==> flow/design.v <==
module fifo #(parameter WIDTH = 592, DEPTH = 4) (
    input  logic                 clk,
    input  logic                 rst_n,
    input  logic                 pop,
    input  logic                 push,
    input  logic [WIDTH-1:0]     write_data,
    output logic [WIDTH-1:0]     read_data,
    output logic                 fifo_full,
    output logic                 fifo_empty
);
    logic [WIDTH-1:0] buffer [0:DEPTH-1];
    logic [$clog2(DEPTH)-1:0] read_pointer, write_pointer;
    logic [$clog2(DEPTH):0]   count;
    assign fifo_empty = (count == 0);
    assign fifo_full  = (count == DEPTH);
    assign read_data = buffer[read_pointer];
    always_ff @(posedge clk or negedge rst_n) begin
        if (!rst_n)
            count <= 0;
        else if (push && !fifo_full && !(pop && !fifo_empty))
            count <= count + 1;
        else if (pop && !fifo_empty && !(push && !fifo_full))
            count <= count - 1;
    end
    always_ff @(posedge clk or negedge rst_n) begin
        if (!rst_n) begin
            write_pointer <= 0;
            for (int k = 0; k < DEPTH; k++)
                buffer[k] <= 0;
        end 
        else if (push && !fifo_full) begin
            buffer[write_pointer] <= write_data;
            if (write_pointer == DEPTH-1)
                write_pointer <= 0;          
            else
                write_pointer <= write_pointer + 1;
        end
    end
    always_ff @(posedge clk or negedge rst_n) begin
        if (!rst_n) begin
            read_pointer <= 0;
        end
        else if (pop && !fifo_empty) begin
            if (read_pointer == DEPTH-1)
                read_pointer <= 0;           
            else
                read_pointer <= read_pointer + 1;
        end
    end
endmodule
module header_parser (
	input  logic         clk,
	input  logic         rst_n,
	input  logic         beat_valid,    
	input  logic [7:0]   beat_data,
	input  logic         beat_last,     
	output logic         meta_valid,    
	output logic [367:0] metadata
	);
localparam HDR_BYTES = 48;
logic [7:0]  hdr [0:HDR_BYTES-1];
logic [15:0] byte_cnt;                      
always_ff @(posedge clk or negedge rst_n) begin
	if (!rst_n) begin
		byte_cnt <= 0;
		for (int k = 0; k < HDR_BYTES; k++)
			hdr[k] <= 0;
	end
	else if (beat_valid) begin
		if (beat_last) begin
			byte_cnt <= 0;
			for (int k = 0; k < HDR_BYTES; k++)
				hdr[k] <= 0;
		end
		else begin
			for (int k = 0; k < HDR_BYTES; k++)
				if (byte_cnt == k)
					hdr[k] <= beat_data;
			if (byte_cnt != 16'hFFFF)
				byte_cnt <= byte_cnt + 1;
		end
	end
end
logic [7:0] h [0:HDR_BYTES-1];
genvar i;
generate
	for (i = 0; i < HDR_BYTES; i++) begin : BYPASS
		assign h[i] = (beat_valid && byte_cnt == i) ? beat_data : hdr[i];
	end
endgenerate
logic [47:0]  dest_mac, src_mac;
logic [15:0]  eth_type, total_length;
logic [3:0]   version, ihl;
logic [7:0]   protocol;
logic [31:0]  src_ip, dest_ip;
logic [111:0] payload;
logic [15:0]  pkt_bytes;
logic [15:0]  csum;
logic [15:0]  flags;
assign dest_mac     = {h[0], h[1], h[2], h[3], h[4], h[5]};
assign src_mac      = {h[6], h[7], h[8], h[9], h[10], h[11]};
assign eth_type     = {h[12], h[13]};
assign version      = h[14][7:4];
assign ihl          = h[14][3:0];
assign total_length = {h[16], h[17]};
assign protocol     = h[23];
assign src_ip       = {h[26], h[27], h[28], h[29]};
assign dest_ip      = {h[30], h[31], h[32], h[33]};
generate
	for (i = 0; i < 14; i++) begin : PAY
		assign payload[8*i +: 8] = h[34+i];
	end
endgenerate
assign pkt_bytes = (byte_cnt == 16'hFFFF) ? 16'hFFFF : byte_cnt + 16'd1;
logic [19:0] word_sum;
logic [16:0] fold1;
always_comb begin
	word_sum = 0;
	for (int w = 0; w < 10; w++)
		word_sum = word_sum + {4'b0, h[14+2*w], h[15+2*w]};
end
assign fold1 = {1'b0, word_sum[15:0]} + {13'b0, word_sum[19:16]};
assign csum  = fold1[15:0] + {15'b0, fold1[16]};
logic is_ipv4, is_ipv6, is_short, csum_ok, len_ok;
assign is_ipv4  = (eth_type == 16'h0800);
assign is_ipv6  = (eth_type == 16'h86DD);
assign is_short = (pkt_bytes < HDR_BYTES);
assign csum_ok  = is_ipv4 && (version == 4'd4) && (ihl == 4'd5) && (csum == 16'hFFFF);
assign len_ok   = is_ipv4 && ({1'b0, total_length} + 17'd14 == {1'b0, pkt_bytes});
assign flags    = {11'b0, len_ok, csum_ok, is_short, is_ipv6, is_ipv4};
assign meta_valid = beat_valid && beat_last;
assign metadata   = {flags, csum, pkt_bytes, payload, dest_ip, src_ip,
                     protocol, total_length, version, ihl, eth_type,
                     src_mac, dest_mac};
endmodule
module packet_parser (
	input  logic         clk,
	input  logic         rst_n,       
	input  logic         s_tvalid,
	input  logic [7:0]   s_tdata,
	input  logic         s_tlast,
	output logic         s_tready,
	output logic         m_tvalid,
	input  logic         m_tready,
	output logic [367:0] m_tdata
	);
localparam METADATA_WIDTH = 368;
logic                      fifo_full, fifo_empty;
logic                      push;
logic [METADATA_WIDTH-1:0] write_data;
assign s_tready = !fifo_full;
header_parser parser (
	.clk        (clk),
	.rst_n      (rst_n),
	.beat_valid (s_tvalid && s_tready),
	.beat_data  (s_tdata),
	.beat_last  (s_tlast),
	.meta_valid (push),
	.metadata   (write_data)
);
fifo #(.WIDTH(METADATA_WIDTH), .DEPTH(4)) meta_fifo (
	.clk        (clk),
	.rst_n      (rst_n),
	.pop        (m_tready),
	.push       (push),
	.write_data (write_data),
	.read_data  (m_tdata),
	.fifo_full  (fifo_full),
	.fifo_empty (fifo_empty)
);
assign m_tvalid = !fifo_empty;
endmodule
Step by step through the tools: packet_parser:

Each step is given for the RTL above and for the edited RTL.
Lines under "original" count in the file above, lines under "edited" in the edited file.
"change": "edited" minus "original" as printed here. "relative change": 100 x difference / "original".
Not given: n/a

* top module: packet_parser
* clock: clk
* standard-cell library: sky130hd
* corner: tt_025C_1v80

Diff:

The edit as a unified diff against the file above.
A script made this edit. It changes what the design does and was not meant as an optimisation.

```diff
@@ -112,5 +112,5 @@
 	end
 endgenerate
-assign pkt_bytes = (byte_cnt == 16'hFFFF) ? 16'hFFFF : byte_cnt + 16'd1;
+assign pkt_bytes = byte_cnt + 16'd1;
 logic [19:0] word_sum;
 logic [16:0] fold1;
```

After elaboration:

Yosys after proc, flatten, opt, wreduce and memory -nomap, before mapping. Print and check cells are not counted.

Cells by class
* add/sub/neg operators: original 18, edited 18, change 0, relative change 0.00%
* order comparisons: original 1, edited 1, change 0, relative change 0.00%
* equality and inequality tests: original 62, edited 61, change -1, relative change -1.61%
* multiplexer cells: original 152, edited 151, change -1, relative change -0.66%
* reductions and logical operators: original 169, edited 169, change 0, relative change 0.00%

Operators by type and width
* 16-bit equality test with constant B: original 3, edited 2, change -1, relative change -33.33%
* 16-bit 2-to-1 mux: original 3, edited 2, change -1, relative change -33.33%

Unchanged operator kinds not shown: 34.

Word-level totals
* register bits: original 1835, edited 1835, change 0, relative change 0.00%
* input port bits: original 13, edited 13, change 0, relative change 0.00%
* output and inout bits: original 370, edited 370, change 0, relative change 0.00%
* cells after elaboration: original 458, edited 456, change -2, relative change -0.44%

Logic depth:

Longest topological path by Yosys (ltp), each cell counted once; first at word level (registers and memories cut), then after technology mapping (sequential cells cut; the memories' decode and read muxes count).

Depth
* depth in word-level cells: original 18, edited 18, change 0, relative change 0.00%
* ABC_AREA: original 0, edited 0
* gate-level depth with buffers: original 54, edited 57, change +3, relative change +5.56%

Mapped cells and area:

Source: synth_stat.txt of the flow (Yosys; design flattened, memories mapped). It holds for the ABC_AREA given above (unset counts as 0); a run with the other value may have another netlist.

Synthesis totals
* cells in the netlist: original 8375, edited 8594, change +219, relative change +2.61%
* mapped area (sq um): original 84682.5, edited 84792.6, change +110.1, relative change +0.13%
* flip-flop cells: original 1835, edited 1835, change 0, relative change 0.00%
* buffer cells: original 658, edited 665, change +7, relative change +1.06%

Cells by type
* sky130_fd_sc_hd__a21oi_1: original 190, edited 380, change +190, relative change +100.00%
* sky130_fd_sc_hd__o22a_1: original 220, edited 32, change -188, relative change -85.45%
* sky130_fd_sc_hd__nor2_1: original 297, edited 437, change +140, relative change +47.14%
* sky130_fd_sc_hd__xnor2_1: original 64, edited 41, change -23, relative change -35.94%
* sky130_fd_sc_hd__nand4_1: original 13, edited 26, change +13, relative change +100.00%
* sky130_fd_sc_hd__o21ai_0: original 1428, edited 1440, change +12, relative change +0.84%
* sky130_fd_sc_hd__o31ai_1: original 11, edited 23, change +12, relative change +109.09%
* sky130_fd_sc_hd__or4_1: original 4, edited 15, change +11, relative change +275.00%
* sky130_fd_sc_hd__nor3_1: original 31, edited 41, change +10, relative change +32.26%
* sky130_fd_sc_hd__a21o_1: original 22, edited 12, change -10, relative change -45.45%
* sky130_fd_sc_hd__inv_1: original 519, edited 528, change +9, relative change +1.73%
* sky130_fd_sc_hd__mux2_2: original 49, edited 40, change -9, relative change -18.37%
* sky130_fd_sc_hd__xor2_1: original 23, edited 32, change +9, relative change +39.13%
* sky130_fd_sc_hd__buf_2: original 12, edited 3, change -9, relative change -75.00%
* sky130_fd_sc_hd__nand2b_1: original 1, edited 10, change +9, relative change +900.00%
* sky130_fd_sc_hd__mux2i_1: original 736, edited 728, change -8, relative change -1.09%
* sky130_fd_sc_hd__buf_1: original 37, edited 45, change +8, relative change +21.62%
* sky130_fd_sc_hd__nor4_1: original 11, edited 19, change +8, relative change +72.73%

Unchanged cell types not shown: 16.
Not every row of either side is listed.
The figures by module come from a second, unflattened synthesis with its own total; it is not the netlist above.

Unflattened totals
* cell total of the unflattened synthesis: original 7483, edited 7469, change -14, relative change -0.19%
* area total of the unflattened synthesis (sq um): original 90319.1, edited 90156.5, change -162.6, relative change -0.18%

Rows give one instance, submodules left out.

By module, original
* fifo: instances 1, cells 4868, area 64607.0 sq um, seq. area 37010.5 sq um
* header_parser: instances 1, cells 2612, area 25698.4 sq um, seq. area 10009.6 sq um
* packet_parser: instances 1, cells 3, area 13.8 sq um, seq. area 0.0 sq um

By module, edited
* fifo: instances 1, cells 4868, area 64607.0 sq um, seq. area 37010.5 sq um
* header_parser: instances 1, cells 2598, area 25535.7 sq um, seq. area 10009.6 sq um
* packet_parser: instances 1, cells 3, area 13.8 sq um, seq. area 0.0 sq um

Worst setup path after synthesis:

OpenSTA on the mapped netlist: ideal clock, no wires. The path of least setup slack (recovery checks aside). Input and output delay are each 20% of the period. Register names are those of the netlist, which keeps one name where synthesis merged equal registers.

Path after synthesis
* path kind: original input port to flip-flop, edited input port to flip-flop
* from: original input port s_tvalid, edited input port s_tvalid
* to: original register meta_fifo.buffer[1][355], edited register meta_fifo.buffer[1][355]
* period (ps): original 13500, edited 13500, change 0, relative change 0.00%
* external input delay (ps): original 2700, edited 2700, change 0, relative change 0.00%
* arrival (ps): original 13941, edited 13559, change -382, relative change -2.74%
* data required time (ps): original 13423, edited 13404, change -19, relative change -0.14%
* slack (ps): original -518, edited -155, change +363
* path delay (ps): original 11318, edited 10955, change -363, relative change -3.21%
* driving pins on the path: original 48, edited 49, change +1, relative change +2.08%
* path buffers: original 2, edited 4, change +2, relative change +100.00%
* period reached after synthesis (ps): original 14018, edited 13655, change -363, relative change -2.59%

"path delay" is the arrival time less input delay plus setup time.
"driving pins on the path": output pins that drive a net of the path, with the launching flip-flop's if there is one; two outputs of one cell count as two.
"period reached after synthesis" is the clock period less the worst setup slack; recovery checks do not enter. This is arithmetic on one report: input and output delays are still those of the set period (20% each).
Between the ends stands the longest chain of elaborated cells between them, by number of cells; it is not shown to be the way that was timed. Of several equally long chains one is given.
A line is the first line of the expression or statement that the cell stems from. Yosys adds cells for indexed reads and writes and turns some case tables into memories.

On the way, after synthesis, original:
* cell sequence: sky130_fd_sc_hd__nand4_1 -> sky130_fd_sc_hd__nor3_1 -> sky130_fd_sc_hd__clkbuf_1 -> sky130_fd_sc_hd__mux2i_1 -> sky130_fd_sc_hd__fa_1 -> sky130_fd_sc_hd__inv_1 -> sky130_fd_sc_hd__a21o_1 -> sky130_fd_sc_hd__maj3_1 -> sky130_fd_sc_hd__o22ai_1 -> sky130_fd_sc_hd__o31ai_1 -> sky130_fd_sc_hd__a21oi_1 -> sky130_fd_sc_hd__o21bai_1 -> sky130_fd_sc_hd__a21o_1 -> sky130_fd_sc_hd__a21oi_1 -> sky130_fd_sc_hd__xor2_1 -> sky130_fd_sc_hd__fa_1 -> sky130_fd_sc_hd__fa_1 -> sky130_fd_sc_hd__fa_1 -> [... 12 more ...] -> sky130_fd_sc_hd__nor2_1 -> sky130_fd_sc_hd__ha_1 -> sky130_fd_sc_hd__a21oi_1 -> sky130_fd_sc_hd__a21o_1 -> sky130_fd_sc_hd__or4_1 -> sky130_fd_sc_hd__clkbuf_1 -> sky130_fd_sc_hd__nor4_1 -> sky130_fd_sc_hd__ha_1 -> sky130_fd_sc_hd__ha_1 -> sky130_fd_sc_hd__o211ai_1 -> sky130_fd_sc_hd__nor2_1 -> sky130_fd_sc_hd__xnor2_1 -> sky130_fd_sc_hd__or4_1 -> sky130_fd_sc_hd__or4b_1 -> sky130_fd_sc_hd__nor4b_1 -> sky130_fd_sc_hd__and4_1 -> sky130_fd_sc_hd__nand4b_2 -> sky130_fd_sc_hd__o21ai_1
* cells in the longest elaborated chain: 16
* elaborated cells between the ends (all ways): 66
* those cells by class: 11 x add/sub; 4 x eq/ne; 22 x mux; 29 x reduce/logical

Ends and longest elaborated chain, after synthesis, original
* from (decl): RTL line 139 `input logic s_tvalid,`
* 1-bit logical AND: RTL line 155 `.beat_valid (s_tvalid && s_tready),`
* 1-bit logical AND: RTL line 88 `assign h[i] = (beat_valid && byte_cnt == i) ? beat_data : hdr[i];`
* 8-bit 2-to-1 mux: RTL line 88
* 16-bit by 16-bit adder with 17-bit output: RTL line 120 `word_sum = word_sum + {4'b0, h[14+2*w], h[15+2*w]};`
* 20-bit by 16-bit adder with 20-bit output (8 in a row): RTL line 120
* 16-bit by 4-bit adder with 17-bit output: RTL line 122 `assign fold1 = {1'b0, word_sum[15:0]} + {13'b0, word_sum[19:16]};`
* 16-bit by 1-bit adder with 16-bit output: RTL line 123 `assign csum  = fold1[15:0] + {15'b0, fold1[16]};`
* 16-bit equality test: RTL line 128 `assign csum_ok  = is_ipv4 && (version == 4'd4) && (ihl == 4'd5) && (csum == 16'hFFFF);`
* 1-bit logical AND: RTL line 128
* to (assign): RTL line 29 `buffer[k] <= 0;`
* to (assign): RTL line 32 `buffer[write_pointer] <= write_data;`
* to (decl): RTL line 11 `logic [WIDTH-1:0] buffer [0:DEPTH-1];`

On the way, after synthesis, edited:
* cell sequence: sky130_fd_sc_hd__nor4b_1 -> sky130_fd_sc_hd__nand4_1 -> sky130_fd_sc_hd__clkbuf_1 -> sky130_fd_sc_hd__o21ai_0 -> sky130_fd_sc_hd__and2_1 -> sky130_fd_sc_hd__clkbuf_1 -> sky130_fd_sc_hd__inv_1 -> sky130_fd_sc_hd__ha_1 -> sky130_fd_sc_hd__a211oi_1 -> sky130_fd_sc_hd__o21bai_1 -> sky130_fd_sc_hd__a2111o_1 -> sky130_fd_sc_hd__nand3b_1 -> sky130_fd_sc_hd__nand4b_1 -> sky130_fd_sc_hd__a41oi_1 -> sky130_fd_sc_hd__o21ai_0 -> sky130_fd_sc_hd__o311a_1 -> sky130_fd_sc_hd__fa_1 -> sky130_fd_sc_hd__fa_1 -> [... 13 more ...] -> sky130_fd_sc_hd__ha_1 -> sky130_fd_sc_hd__a21o_1 -> sky130_fd_sc_hd__a21oi_1 -> sky130_fd_sc_hd__clkbuf_1 -> sky130_fd_sc_hd__nor4_1 -> sky130_fd_sc_hd__inv_1 -> sky130_fd_sc_hd__nor3_1 -> sky130_fd_sc_hd__ha_1 -> sky130_fd_sc_hd__ha_1 -> sky130_fd_sc_hd__nand2_1 -> sky130_fd_sc_hd__nor3_1 -> sky130_fd_sc_hd__xor2_1 -> sky130_fd_sc_hd__nor4b_1 -> sky130_fd_sc_hd__nand4_1 -> sky130_fd_sc_hd__or4_1 -> sky130_fd_sc_hd__nor4_2 -> sky130_fd_sc_hd__o2111ai_1 -> sky130_fd_sc_hd__o31ai_1
* cells in the longest elaborated chain: 16
* elaborated cells between the ends (all ways): 66
* those cells by class: 11 x add/sub; 4 x eq/ne; 22 x mux; 29 x reduce/logical

Ends and longest elaborated chain, after synthesis, edited
* from (decl): RTL line 139 `input logic s_tvalid,`
* 1-bit logical AND: RTL line 155 `.beat_valid (s_tvalid && s_tready),`
* 1-bit logical AND: RTL line 88 `assign h[i] = (beat_valid && byte_cnt == i) ? beat_data : hdr[i];`
* 8-bit 2-to-1 mux: RTL line 88
* 16-bit by 16-bit adder with 17-bit output: RTL line 120 `word_sum = word_sum + {4'b0, h[14+2*w], h[15+2*w]};`
* 20-bit by 16-bit adder with 20-bit output (8 in a row): RTL line 120
* 16-bit by 4-bit adder with 17-bit output: RTL line 122 `assign fold1 = {1'b0, word_sum[15:0]} + {13'b0, word_sum[19:16]};`
* 16-bit by 1-bit adder with 16-bit output: RTL line 123 `assign csum  = fold1[15:0] + {15'b0, fold1[16]};`
* 16-bit equality test: RTL line 128 `assign csum_ok  = is_ipv4 && (version == 4'd4) && (ihl == 4'd5) && (csum == 16'hFFFF);`
* 1-bit logical AND: RTL line 128
* to (assign): RTL line 29 `buffer[k] <= 0;`
* to (assign): RTL line 32 `buffer[write_pointer] <= write_data;`
* to (decl): RTL line 11 `logic [WIDTH-1:0] buffer [0:DEPTH-1];`

Some nets on the timed path still bear RTL names; the line given drives or declares the net.

Nets with RTL names, path after synthesis, edited (RTL line)
* meta_fifo.write_data[121]: 88

Path in the finished layout:

Path of least setup slack in the final report of the runs of pair 1 (OpenROAD, finished layout, wires in). Where an end is a register, its clock arrival counts in the times.
The path's times are printed in steps of 10 ps; the period is the one set.

Path after layout
* path kind: original input port to flip-flop, edited input port to flip-flop
* from: original input port s_tvalid, edited input port s_tvalid
* to: original register meta_fifo.buffer[0][355], edited register meta_fifo.buffer[3][355]
* period (ps): original 13500, edited 13500, change 0, relative change 0.00%
* external input delay (ps): original 2700, edited 2700, change 0, relative change 0.00%
* arrival (ps): original 13880, edited 13840, change -40, relative change -0.29%
* data required time (ps): original 14260, edited 14290, change +30, relative change +0.21%
* slack (ps): original 380, edited 450, change +70
* driving pins on the path: original 48, edited 51, change +3, relative change +6.25%
* path buffers: original 3, edited 6, change +3, relative change +100.00%

Between the ends stands the longest chain of elaborated cells between them, by number of cells; it is not shown to be the way that was timed. Of several equally long chains one is given.

On the way, after layout, original:
* cell sequence: sky130_fd_sc_hd__clkdlybuf4s50_1 -> sky130_fd_sc_hd__nand4_1 -> sky130_fd_sc_hd__nor3_4 -> sky130_fd_sc_hd__buf_4 -> sky130_fd_sc_hd__mux2i_4 -> sky130_fd_sc_hd__inv_1 -> sky130_fd_sc_hd__ha_1 -> sky130_fd_sc_hd__a21o_1 -> sky130_fd_sc_hd__a21o_1 -> sky130_fd_sc_hd__maj3_1 -> sky130_fd_sc_hd__a22oi_2 -> sky130_fd_sc_hd__o2111ai_2 -> sky130_fd_sc_hd__a41oi_2 -> sky130_fd_sc_hd__buf_4 -> sky130_fd_sc_hd__xnor2_1 -> sky130_fd_sc_hd__fa_1 -> sky130_fd_sc_hd__fa_1 -> sky130_fd_sc_hd__fa_1 -> [... 12 more ...] -> sky130_fd_sc_hd__a21oi_1 -> sky130_fd_sc_hd__nor2_1 -> sky130_fd_sc_hd__ha_1 -> sky130_fd_sc_hd__a21oi_1 -> sky130_fd_sc_hd__a21o_1 -> sky130_fd_sc_hd__or4_4 -> sky130_fd_sc_hd__nor4_4 -> sky130_fd_sc_hd__ha_2 -> sky130_fd_sc_hd__ha_2 -> sky130_fd_sc_hd__o211ai_1 -> sky130_fd_sc_hd__nor2_2 -> sky130_fd_sc_hd__xnor2_2 -> sky130_fd_sc_hd__or4_1 -> sky130_fd_sc_hd__or4b_4 -> sky130_fd_sc_hd__nor4b_4 -> sky130_fd_sc_hd__and4_4 -> sky130_fd_sc_hd__nand4b_4 -> sky130_fd_sc_hd__o21ai_1
* cells in the longest elaborated chain: 16
* elaborated cells between the ends (all ways): 66
* those cells by class: 11 x add/sub; 4 x eq/ne; 22 x mux; 29 x reduce/logical

Ends and longest elaborated chain, after layout, original
* from (decl): RTL line 139 `input logic s_tvalid,`
* 1-bit logical AND: RTL line 155 `.beat_valid (s_tvalid && s_tready),`
* 1-bit logical AND: RTL line 88 `assign h[i] = (beat_valid && byte_cnt == i) ? beat_data : hdr[i];`
* 8-bit 2-to-1 mux: RTL line 88
* 16-bit by 16-bit adder with 17-bit output: RTL line 120 `word_sum = word_sum + {4'b0, h[14+2*w], h[15+2*w]};`
* 20-bit by 16-bit adder with 20-bit output (8 in a row): RTL line 120
* 16-bit by 4-bit adder with 17-bit output: RTL line 122 `assign fold1 = {1'b0, word_sum[15:0]} + {13'b0, word_sum[19:16]};`
* 16-bit by 1-bit adder with 16-bit output: RTL line 123 `assign csum  = fold1[15:0] + {15'b0, fold1[16]};`
* 16-bit equality test: RTL line 128 `assign csum_ok  = is_ipv4 && (version == 4'd4) && (ihl == 4'd5) && (csum == 16'hFFFF);`
* 1-bit logical AND: RTL line 128
* to (assign): RTL line 29 `buffer[k] <= 0;`
* to (assign): RTL line 32 `buffer[write_pointer] <= write_data;`
* to (decl): RTL line 11 `logic [WIDTH-1:0] buffer [0:DEPTH-1];`

Some nets on the timed path still bear RTL names; the line given drives or declares the net.

Nets with RTL names, path after layout, original (RTL line)
* meta_fifo.write_data[121]: 88

On the way, after layout, edited:
* cell sequence: sky130_fd_sc_hd__clkdlybuf4s50_1 -> sky130_fd_sc_hd__buf_4 -> sky130_fd_sc_hd__nor2b_2 -> sky130_fd_sc_hd__nand4_1 -> sky130_fd_sc_hd__or3_4 -> sky130_fd_sc_hd__buf_4 -> sky130_fd_sc_hd__nand2_1 -> sky130_fd_sc_hd__nand2_1 -> sky130_fd_sc_hd__ha_1 -> sky130_fd_sc_hd__buf_4 -> sky130_fd_sc_hd__o21ai_1 -> sky130_fd_sc_hd__o21ai_1 -> sky130_fd_sc_hd__a2111o_1 -> sky130_fd_sc_hd__nand3b_1 -> sky130_fd_sc_hd__nand4b_1 -> sky130_fd_sc_hd__buf_4 -> sky130_fd_sc_hd__and3_1 -> sky130_fd_sc_hd__or2_2 -> [... 15 more ...] -> sky130_fd_sc_hd__xor2_1 -> sky130_fd_sc_hd__ha_1 -> sky130_fd_sc_hd__a21o_1 -> sky130_fd_sc_hd__a21oi_1 -> sky130_fd_sc_hd__nor4_2 -> sky130_fd_sc_hd__inv_1 -> sky130_fd_sc_hd__nor3_2 -> sky130_fd_sc_hd__ha_2 -> sky130_fd_sc_hd__ha_2 -> sky130_fd_sc_hd__nand2_1 -> sky130_fd_sc_hd__nor3_2 -> sky130_fd_sc_hd__xor2_1 -> sky130_fd_sc_hd__nor4b_2 -> sky130_fd_sc_hd__nand4_1 -> sky130_fd_sc_hd__or4_4 -> sky130_fd_sc_hd__nor4_4 -> sky130_fd_sc_hd__o2111ai_4 -> sky130_fd_sc_hd__o31ai_1
* cells in the longest elaborated chain: 16
* elaborated cells between the ends (all ways): 66
* those cells by class: 11 x add/sub; 4 x eq/ne; 22 x mux; 29 x reduce/logical

Ends and longest elaborated chain, after layout, edited
* from (decl): RTL line 139 `input logic s_tvalid,`
* 1-bit logical AND: RTL line 155 `.beat_valid (s_tvalid && s_tready),`
* 1-bit logical AND: RTL line 88 `assign h[i] = (beat_valid && byte_cnt == i) ? beat_data : hdr[i];`
* 8-bit 2-to-1 mux: RTL line 88
* 16-bit by 16-bit adder with 17-bit output: RTL line 120 `word_sum = word_sum + {4'b0, h[14+2*w], h[15+2*w]};`
* 20-bit by 16-bit adder with 20-bit output (8 in a row): RTL line 120
* 16-bit by 4-bit adder with 17-bit output: RTL line 122 `assign fold1 = {1'b0, word_sum[15:0]} + {13'b0, word_sum[19:16]};`
* 16-bit by 1-bit adder with 16-bit output: RTL line 123 `assign csum  = fold1[15:0] + {15'b0, fold1[16]};`
* 16-bit equality test: RTL line 128 `assign csum_ok  = is_ipv4 && (version == 4'd4) && (ihl == 4'd5) && (csum == 16'hFFFF);`
* 1-bit logical AND: RTL line 128
* to (assign): RTL line 29 `buffer[k] <= 0;`
* to (assign): RTL line 32 `buffer[write_pointer] <= write_data;`
* to (decl): RTL line 11 `logic [WIDTH-1:0] buffer [0:DEPTH-1];`

Layout results:

Runs of the flow (Yosys, OpenROAD) on both versions; the two runs of a pair have the same settings. The constraints put input and output delay at 20% of the set period each and load the outputs with 0.01 pF.

Settings, pair 1:
* CORE_UTILIZATION: 40
* PLACE_DENSITY: 0.6
* period_ns: 13.5
* CAP_MARGIN: 20
* CORE_MARGIN: 2
* SLEW_MARGIN: 20

Final reports, pair 1
* synthesized cell area (sq um): original 84682.5, edited 84792.6, change +110.1, relative change +0.13%
* overall die area (sq um): original 215403.0, edited 215681.0, change +278.0, relative change +0.13%
* area of the standard cells in the finished layout (sq um): original 99521.7, edited 99490.4, change -31.3, relative change -0.03%
* post-layout utilization (%): original 47.4, edited 47.1, change -0.3
* lowest setup slack (ps): original 385, edited 447, change +62
* final setup TNS (ps): original 0, edited 0, change 0
* smallest hold slack (ps): original 475, edited 474, change -1
* total power of the final layout (uW): original 14678, edited 15213, change +535, relative change +3.64%
* clock period achieved (ps): original 13115, edited 13053, change -62, relative change -0.47%

Settings, pair 2:
* ABC_AREA: 1
* CAP_MARGIN: 0
* CELL_PAD_IN_SITES_GLOBAL_PLACEMENT: 0
* CORE_ASPECT_RATIO: 0.99
* CORE_UTILIZATION: 28
* MAX_ROUTING_LAYER: met4
* MIN_ROUTING_LAYER: met1
* PLACE_DENSITY_LB_ADDON: 0.22
* TNS_END_PERCENT: 50
* period_ns: 22.7
* CORE_MARGIN: 2
* SLEW_MARGIN: 20

Final reports, pair 2
* synthesized cell area (sq um): original 86850.8, edited 86631.8, change -219.0, relative change -0.25%
* overall die area (sq um): original 314654.0, edited 313867.0, change -787.0, relative change -0.25%
* area of the standard cells in the finished layout (sq um): original 101537.0, edited 101290.0, change -247.0, relative change -0.24%
* post-layout utilization (%): original 32.9, edited 32.8, change -0.1
* lowest setup slack (ps): original 7403, edited 7594, change +191
* final setup TNS (ps): original 0, edited 0, change 0
* smallest hold slack (ps): original 477, edited 480, change +3
* total power of the final layout (uW): original 13080, edited 12874, change -206, relative change -1.57%
* clock period achieved (ps): original 15297, edited 15106, change -191, relative change -1.25%

"clock period achieved": clock period set for the run, less the worst setup slack. It is reckoned from that one timing run; input and output delays stay at 20% of the period that was set.
"total power of the final layout" rests on the timing tool's default activity at the inputs, not on a simulated workload.
